==> flow/design.v <==
`timescale 1ns/1ps
module fir(
	input			clk_100k,
	input			rst_n,
	input 	signed [8:0]	samp_in,
	output 	signed [8:0]	fir_out	
);
wire	signed [15:0]	b[0:20];
reg	signed [8:0]	samp[0:20]; 
wire signed [24:0]	mult[0:20];
wire signed [33:0]	sum;
assign b[0] = 16'h0312;
assign b[1] = 16'h03F8;
assign b[2] = 16'h0694;
assign b[3] = 16'h0AAD;
assign b[4] = 16'h0FE6;
assign b[5] = 16'h15BC;
assign b[6] = 16'h1B9F;
assign b[7] = 16'h20F9;
assign b[8] = 16'h2539;
assign b[9] = 16'h27F6;
assign b[10] = 16'h28E9;
assign b[11] = 16'h27F6;
assign b[12] = 16'h2539;
assign b[13] = 16'h20F9;
assign b[14] = 16'h1B9F;
assign b[15] = 16'h15BC;
assign b[16] = 16'h0FE6;
assign b[17] = 16'h0AAD;
assign b[18] = 16'h0694;
assign b[19] = 16'h03F8;
assign b[20] = 16'h0312;
integer i;
always @(posedge clk_100k or negedge rst_n) begin
	if(!rst_n) begin
		for(i=20;i>=0;i=i-1)begin
			samp[i] <= 0;
		end
	end
	else begin  
		for(i=20;i>0;i=i-1)begin
			samp[i] <= samp[i-1];
		end
		samp[0] <= samp_in;
	end
end
genvar j;
for(j=0;j<=20;j=j+1)begin
	assign mult[j] = $signed(samp[j])*$signed(b[j]);
end
assign sum = mult[0]+mult[1]+mult[2]+mult[3]+mult[4]+mult[5]+mult[6]+mult[7]+mult[8]+mult[9]+mult[10]+mult[11]+mult[12]+mult[13]+mult[14]+mult[15]+mult[16]+mult[17]+mult[18]+mult[19]+mult[20];
assign fir_out = sum[24:16];
endmodule
==> reports on fir <==
======== Step by step through the tools: fir ========
Tool output for the design above before and after an edit, in the order of the flow.
"unedited" refers to lines of the RTL above, "edited" to lines of the edited file.
"difference": "edited" minus "unedited" as printed here.
Operators carry their Yosys type and port widths (W data, S select, Z words).
The mark n/a stands for no value.
inputs
  design top .............................. fir
  clock port .............................. clk_100k
  standard-cell library ................... sky130hd
  timing corner ........................... tt_025C_1v80

======== Edit of the RTL ========
The edit as a unified diff against the file above.
This change comes from a script, not from a designer. No optimisation was intended, and the edited design may behave differently.
begin of diff
@@ -4,5 +4,5 @@
 	input			rst_n,
 	input 	signed [8:0]	samp_in,
-	output 	signed [8:0]	fir_out	
+	output 	signed [6:0]	fir_out	
 );
 wire	signed [15:0]	b[0:20];
end of diff

======== Word level ========
Counts by Yosys on the flattened word-level netlist (proc, flatten, opt, wreduce). Print and check cells are left out. Cells with the same type and inputs are merged into one.
bit counts
  element                      unedited  edited  difference
  flip-flop bits (word level)  189       189     0
  input port bits              11        11      0
  elaborated cells             62        62      0
cells by class
  element                unedited  edited  difference
  multiply operators     21        21      0
  add/sub/neg operators  20        20      0
operators with widths
  cell                     unedited  edited  difference
  $add A23 B23 Y23         0         12      +12
  $add A25 B24 Y25         7         0       -7
  $mul A9 B15 Y24 const B  5         0       -5
  $mul A9 B15 Y23 const B  0         5       +5
  $add A25 B23 Y25         3         0       -3
  $add A23 B22 Y23         0         3       +3
  $mul A9 B14 Y23 const B  4         2       -2
  $add A25 B22 Y25         2         0       -2
  $mul A9 B14 Y22 const B  0         2       +2
  $add A23 B22 Y24         1         0       -1
  $add A24 B23 Y25         1         0       -1
  $add A25 B20 Y25         1         0       -1
  $add A25 B21 Y25         1         0       -1
  $add A25 B25 Y25         1         0       -1
  $add A23 B20 Y23         0         1       +1
  $add A23 B21 Y23         0         1       +1
  $mul A9 B10 Y19 const B  4         4       0
  $mul A9 B12 Y21 const B  4         4       0
  $mul A9 B13 Y22 const B  2         2       0
  $mul A9 B8 Y17 const B   2         2       0
  $add A20 B20 Y21         1         1       0
  $add A21 B21 Y22         1         1       0
  $add A22 B22 Y23         1         1       0

======== Longest topological paths ========
Yosys ltp: most cells in a row. Word level: on the elaborated netlist, between registers, memories and ports. Mapped: between sequential cells and ports; inverters and the memories' decode and read muxes count.
logic depth
  element                        unedited  edited  difference
  depth in word-level cells      21        21      0
  ABC_AREA                       0         0       n/a
  depth in mapped cells          43        49      +6
  gate-level depth less buffers  43        49      +6

======== Mapped cells and area ========
The flow's flattened synthesis, as Yosys stat reports it; memories are mapped. The netlist is that of the ABC_AREA named above (0 if unset); the other value can give another one.
cells by type
  type                       unedited  edited  difference
  sky130_fd_sc_hd__inv_1     1,579     1,524   -55
  sky130_fd_sc_hd__fa_1      1,108     1,071   -37
  sky130_fd_sc_hd__xnor2_1   118       148     +30
  sky130_fd_sc_hd__xor2_1    87        67      -20
  sky130_fd_sc_hd__ha_1      1,175     1,157   -18
  sky130_fd_sc_hd__a21oi_1   127       110     -17
  sky130_fd_sc_hd__nor2_1    85        73      -12
  sky130_fd_sc_hd__nand2_1   58        47      -11
  sky130_fd_sc_hd__o21a_1    30        19      -11
  sky130_fd_sc_hd__nor3_1    19        29      +10
  sky130_fd_sc_hd__o31ai_1   11        1       -10
  sky130_fd_sc_hd__a21o_1    58        49      -9
  sky130_fd_sc_hd__nand3_1   26        17      -9
  sky130_fd_sc_hd__a211oi_1  18        9       -9
  sky130_fd_sc_hd__o41ai_1   2         10      +8
  sky130_fd_sc_hd__o211ai_1  12        5       -7
  sky130_fd_sc_hd__a31oi_1   7         1       -6
  sky130_fd_sc_hd__a21boi_0  0         6       +6
The list need not be complete.
mapped netlist
  element                            unedited  edited    difference
  flip-flops                         189       189       0
  mapped cells                       4,978     4,748     -230
  mapped area (µm²)                  53,630.2  51,673.3  -1,956.9
  sequential part of the area (µm²)  4,729.5   4,729.5   0.0
  buffers                            6         4         -2

======== Worst setup path after synthesis ========
OpenSTA on the mapped netlist: ideal clock, no wires. The path of least setup slack (recovery checks aside). Input and output delay are each 20% of the period. Register names are those of the netlist, which keeps one name where synthesis merged equal registers.
path post-synthesis
  element                              unedited             edited               difference
  path type                            register to output   register to output   n/a
  start                                register samp[9][0]  register samp[9][0]  n/a
  end                                  output fir_out[8]    output fir_out[6]    n/a
  external output delay (ns)           3.200                3.200                0.000
  buffers on the path                  0                    0                    0
  time at the first pin (ns)           0.000                0.000                0.000
  setup slack (ns)                     1.268                0.602                -0.666
  period (ns)                          16.0                 16.0                 0.0
  arrival time (ns)                    11.532               12.198               +0.666
  driving pins on the path             42                   46                   +4
  path delay (ns)                      11.532               12.198               +0.666
  period reached after synthesis (ns)  14.732               15.398               +0.666
"path delay" = arrival - input delay + setup time.
At an output port there is no setup time.
"driving pins on the path": output pins that drive a net of the path, with the launching flip-flop's if there is one; two outputs of one cell count as two.
"period reached after synthesis" is the clock period less the worst setup slack; recovery checks do not enter. This is arithmetic on one report: input and output delays are still those of the set period (20% each).
The rows between start and end are the longest chain of elaborated cells between them; the timing report does not say that the signal goes this way. Where chains are equally long, one stands for them.
A line is the first line of the expression or statement that the cell stems from. Yosys adds cells for indexed reads and writes and turns some case tables into memories.
between the ends, post-synthesis, unedited
  cell sequence ........................... sky130_fd_sc_hd__dfrtp_1 sky130_fd_sc_hd__fa_1 sky130_fd_sc_hd__fa_1 sky130_fd_sc_hd__ha_1 sky130_fd_sc_hd__inv_1 sky130_fd_sc_hd__fa_1 sky130_fd_sc_hd__inv_1 sky130_fd_sc_hd__ha_1 sky130_fd_sc_hd__ha_1 sky130_fd_sc_hd__fa_1 sky130_fd_sc_hd__a21o_1 sky130_fd_sc_hd__a21oi_1 sky130_fd_sc_hd__o21bai_1 sky130_fd_sc_hd__a31o_2 sky130_fd_sc_hd__a21oi_1 sky130_fd_sc_hd__nor4bb_1 sky130_fd_sc_hd__a211oi_1 sky130_fd_sc_hd__fa_1 [... 6 more ...] sky130_fd_sc_hd__fa_1 sky130_fd_sc_hd__inv_1 sky130_fd_sc_hd__fa_1 sky130_fd_sc_hd__fa_1 sky130_fd_sc_hd__inv_1 sky130_fd_sc_hd__fa_1 sky130_fd_sc_hd__inv_1 sky130_fd_sc_hd__fa_1 sky130_fd_sc_hd__inv_1 sky130_fd_sc_hd__fa_1 sky130_fd_sc_hd__ha_1 sky130_fd_sc_hd__ha_1 sky130_fd_sc_hd__a21o_1 sky130_fd_sc_hd__a21o_1 sky130_fd_sc_hd__a211o_1 sky130_fd_sc_hd__a41oi_1 sky130_fd_sc_hd__o21ai_1 sky130_fd_sc_hd__xnor2_1
  length of the longest elaborated chain .. 13
  elaborated cells on any way between the ends .. 13
  RTL lines with such cells ............... 2
  those cells by class .................... 12 x add/sub; 1 x mul
RTL lines, path post-synthesis, unedited
  element              RTL line  RTL
  from (decl)          9         reg signed [8:0] samp[0:20];
  from (assign)        37        samp[i] <= 0;
  from (assign)        42        samp[i] <= samp[i-1];
  $mul A9 B14 Y23      49        assign mult[j] = $signed(samp[j])*$signed(b[j]);
  $add A25 B24 Y25 x5  51        assign sum = mult[0]+mult[1]+mult[2]+mult[3]+mult[4]+mult[5]+mult[6]+mult[7]+mult[8]+mult[9]+mult[10]+mult[11] ...
  $add A25 B23 Y25 x2  51
  $add A25 B22 Y25 x2  51
  $add A25 B21 Y25     51
  $add A25 B20 Y25     51
  $add A25 B25 Y25     51
  to (decl)            6         output signed [8:0] fir_out
between the ends, post-synthesis, edited
  cell sequence ........................... sky130_fd_sc_hd__dfrtp_1 sky130_fd_sc_hd__fa_1 sky130_fd_sc_hd__inv_1 sky130_fd_sc_hd__fa_1 sky130_fd_sc_hd__fa_1 sky130_fd_sc_hd__inv_1 sky130_fd_sc_hd__fa_1 sky130_fd_sc_hd__ha_1 sky130_fd_sc_hd__ha_1 sky130_fd_sc_hd__a21oi_1 sky130_fd_sc_hd__o21bai_1 sky130_fd_sc_hd__a21o_1 sky130_fd_sc_hd__a21oi_1 sky130_fd_sc_hd__o21ai_0 sky130_fd_sc_hd__o41ai_1 sky130_fd_sc_hd__o21ai_0 sky130_fd_sc_hd__o21ai_0 sky130_fd_sc_hd__nand2b_1 [... 10 more ...] sky130_fd_sc_hd__fa_1 sky130_fd_sc_hd__fa_1 sky130_fd_sc_hd__fa_1 sky130_fd_sc_hd__inv_1 sky130_fd_sc_hd__fa_1 sky130_fd_sc_hd__fa_1 sky130_fd_sc_hd__ha_1 sky130_fd_sc_hd__xnor2_1 sky130_fd_sc_hd__xnor2_1 sky130_fd_sc_hd__xnor2_1 sky130_fd_sc_hd__xnor2_1 sky130_fd_sc_hd__xnor3_1 sky130_fd_sc_hd__xnor2_1 sky130_fd_sc_hd__xnor2_1 sky130_fd_sc_hd__xnor2_1 sky130_fd_sc_hd__xnor2_1 sky130_fd_sc_hd__xnor3_1 sky130_fd_sc_hd__xor2_1
  length of the longest elaborated chain .. 13
  elaborated cells on any way between the ends .. 13
  RTL lines with such cells ............... 2
  those cells by class .................... 12 x add/sub; 1 x mul
RTL lines, path post-synthesis, edited
  element              RTL line  RTL
  from (decl)          9         reg signed [8:0] samp[0:20];
  from (assign)        37        samp[i] <= 0;
  from (assign)        42        samp[i] <= samp[i-1];
  $mul A9 B14 Y22      49        assign mult[j] = $signed(samp[j])*$signed(b[j]);
  $add A23 B23 Y23 x7  51        assign sum = mult[0]+mult[1]+mult[2]+mult[3]+mult[4]+mult[5]+mult[6]+mult[7]+mult[8]+mult[9]+mult[10]+mult[11] ...
  $add A23 B22 Y23 x2  51
  $add A23 B21 Y23     51
  $add A23 B20 Y23     51
  $add A23 B23 Y23     51
  to (decl)            6         output signed [6:0] fir_out

======== Path in the finished layout ========
From the final timing report of the runs of set A: the path of least setup slack in the routed layout; clock arrival at registers is part of the times.
path after layout
  element                     unedited             edited               difference
  path type                   register to output   register to output   n/a
  start                       register samp[9][0]  register samp[4][0]  n/a
  end                         output fir_out[8]    output fir_out[6]    n/a
  driving pins on the path    41                   47                   +6
  period (ns)                 16.0                 16.0                 0.0
  external output delay (ns)  3.20                 3.20                 0.00
  arrival time (ns)           12.48                13.11                +0.63
  time at the first pin (ns)  0.52                 0.55                 +0.03
  setup slack (ns)            0.32                 -0.31                -0.63
  buffers on the path         3                    3                    0
The rows between start and end are the longest chain of elaborated cells between them; the timing report does not say that the signal goes this way. Where chains are equally long, one stands for them.
between the ends, after layout, unedited
  cell sequence ........................... sky130_fd_sc_hd__dfrtp_1 sky130_fd_sc_hd__fa_2 sky130_fd_sc_hd__fa_1 sky130_fd_sc_hd__fa_1 sky130_fd_sc_hd__inv_1 sky130_fd_sc_hd__fa_1 sky130_fd_sc_hd__inv_1 sky130_fd_sc_hd__fa_1 sky130_fd_sc_hd__ha_4 sky130_fd_sc_hd__a21oi_4 sky130_fd_sc_hd__o21bai_4 sky130_fd_sc_hd__a31o_4 sky130_fd_sc_hd__a21oi_4 sky130_fd_sc_hd__xor2_2 sky130_fd_sc_hd__fa_1 sky130_fd_sc_hd__inv_1 sky130_fd_sc_hd__fa_1 sky130_fd_sc_hd__inv_1 [... 5 more ...] sky130_fd_sc_hd__fa_2 sky130_fd_sc_hd__fa_2 sky130_fd_sc_hd__fa_1 sky130_fd_sc_hd__fa_1 sky130_fd_sc_hd__inv_1 sky130_fd_sc_hd__fa_1 sky130_fd_sc_hd__ha_4 sky130_fd_sc_hd__ha_4 sky130_fd_sc_hd__nand4_1 sky130_fd_sc_hd__a211oi_2 sky130_fd_sc_hd__a21oi_2 sky130_fd_sc_hd__o22ai_2 sky130_fd_sc_hd__a41oi_2 sky130_fd_sc_hd__buf_6 sky130_fd_sc_hd__buf_6 sky130_fd_sc_hd__o21ai_2 sky130_fd_sc_hd__xnor2_1 sky130_fd_sc_hd__buf_2
  length of the longest elaborated chain .. 13
  elaborated cells on any way between the ends .. 13
  RTL lines with such cells ............... 2
  those cells by class .................... 12 x add/sub; 1 x mul
RTL lines, path after layout, unedited
  element              RTL line  RTL
  from (decl)          9         reg signed [8:0] samp[0:20];
  from (assign)        37        samp[i] <= 0;
  from (assign)        42        samp[i] <= samp[i-1];
  $mul A9 B14 Y23      49        assign mult[j] = $signed(samp[j])*$signed(b[j]);
  $add A25 B24 Y25 x5  51        assign sum = mult[0]+mult[1]+mult[2]+mult[3]+mult[4]+mult[5]+mult[6]+mult[7]+mult[8]+mult[9]+mult[10]+mult[11] ...
  $add A25 B23 Y25 x2  51
  $add A25 B22 Y25 x2  51
  $add A25 B21 Y25     51
  $add A25 B20 Y25     51
  $add A25 B25 Y25     51
  to (decl)            6         output signed [8:0] fir_out
between the ends, after layout, edited
  cell sequence ........................... sky130_fd_sc_hd__dfrtp_1 sky130_fd_sc_hd__fa_1 sky130_fd_sc_hd__buf_4 sky130_fd_sc_hd__fa_1 sky130_fd_sc_hd__inv_1 sky130_fd_sc_hd__fa_1 sky130_fd_sc_hd__fa_1 sky130_fd_sc_hd__inv_1 sky130_fd_sc_hd__ha_1 sky130_fd_sc_hd__ha_1 sky130_fd_sc_hd__inv_1 sky130_fd_sc_hd__o21bai_1 sky130_fd_sc_hd__a21oi_2 sky130_fd_sc_hd__o21bai_1 sky130_fd_sc_hd__a21oi_1 sky130_fd_sc_hd__o21ai_0 sky130_fd_sc_hd__nor4_2 sky130_fd_sc_hd__or3_1 [... 11 more ...] sky130_fd_sc_hd__fa_1 sky130_fd_sc_hd__fa_1 sky130_fd_sc_hd__fa_1 sky130_fd_sc_hd__inv_1 sky130_fd_sc_hd__fa_1 sky130_fd_sc_hd__ha_1 sky130_fd_sc_hd__ha_1 sky130_fd_sc_hd__o21a_1 sky130_fd_sc_hd__nor2_1 sky130_fd_sc_hd__a21o_2 sky130_fd_sc_hd__o21ai_4 sky130_fd_sc_hd__xnor2_4 sky130_fd_sc_hd__xnor2_2 sky130_fd_sc_hd__xnor2_1 sky130_fd_sc_hd__xnor3_1 sky130_fd_sc_hd__xor2_1 sky130_fd_sc_hd__buf_4 sky130_fd_sc_hd__buf_6
  length of the longest elaborated chain .. 18
  elaborated cells on any way between the ends .. 18
  RTL lines with such cells ............... 2
  those cells by class .................... 17 x add/sub; 1 x mul
RTL lines, path after layout, edited
  element               RTL line  RTL
  from (decl)           9         reg signed [8:0] samp[0:20];
  from (assign)         37        samp[i] <= 0;
  from (assign)         42        samp[i] <= samp[i-1];
  $mul A9 B12 Y21       49        assign mult[j] = $signed(samp[j])*$signed(b[j]);
  $add A23 B22 Y23      51        assign sum = mult[0]+mult[1]+mult[2]+mult[3]+mult[4]+mult[5]+mult[6]+mult[7]+mult[8]+mult[9]+mult[10]+mult[11] ...
  $add A23 B23 Y23 x11  51
  $add A23 B22 Y23 x2   51
  $add A23 B21 Y23      51
  $add A23 B20 Y23      51
  $add A23 B23 Y23      51
  to (decl)             6         output signed [6:0] fir_out

======== Measured runs ========
Both versions went through the flow (Yosys, OpenROAD) with the same settings in each pair. Constraints: input delay and output delay 20% of the set period each, output load 0.01 pF.
flow settings, set A
  period_ns ............................... 16.0
  CAP_MARGIN .............................. 20
  CORE_MARGIN ............................. 2
  CORE_UTILIZATION ........................ 40
  SLEW_MARGIN ............................. 20
results, set A
  element                                       unedited   edited     difference
  smallest setup slack (ns)                     0.319      -0.310     -0.629
  standard-cell area of the final layout (µm²)  57,891.8   58,088.2   +196.4
  post-layout utilization (%)                   43.4       45.4       +2.0
  summed negative setup slack (ns)              0.000      -0.310     -0.310
  synthesized cell area (µm²)                   53,630.2   51,673.3   -1,956.9
  worst hold slack after layout (ns)            0.438      0.503      +0.065
  die footprint (µm²)                           137,022.0  132,074.0  -4,948.0
flow settings, set B
  CELL_PAD_IN_SITES_GLOBAL_PLACEMENT ...... 1
  CORE_ASPECT_RATIO ....................... 1.47
  CORE_UTILIZATION ........................ 72
  GPL_ROUTABILITY_DRIVEN .................. 1
  MIN_ROUTING_LAYER ....................... met2
  PLACE_DENSITY_LB_ADDON .................. 0.21
  SLEW_MARGIN ............................. 20
  period_ns ............................... 19.7
  CAP_MARGIN .............................. 20
  CORE_MARGIN ............................. 2
results, set B
  element                                       unedited  edited    difference
  smallest setup slack (ns)                     1.630     1.147     -0.483
  standard-cell area of the final layout (µm²)  55,723.4  53,647.7  -2,075.7
  post-layout utilization (%)                   75.4      75.2      -0.2
  summed negative setup slack (ns)              0.000     0.000     0.000
  synthesized cell area (µm²)                   53,630.2  51,673.3  -1,956.9
  worst hold slack after layout (ns)            0.506     0.485     -0.021
  die footprint (µm²)                           76,725.6  73,966.3  -2,759.3
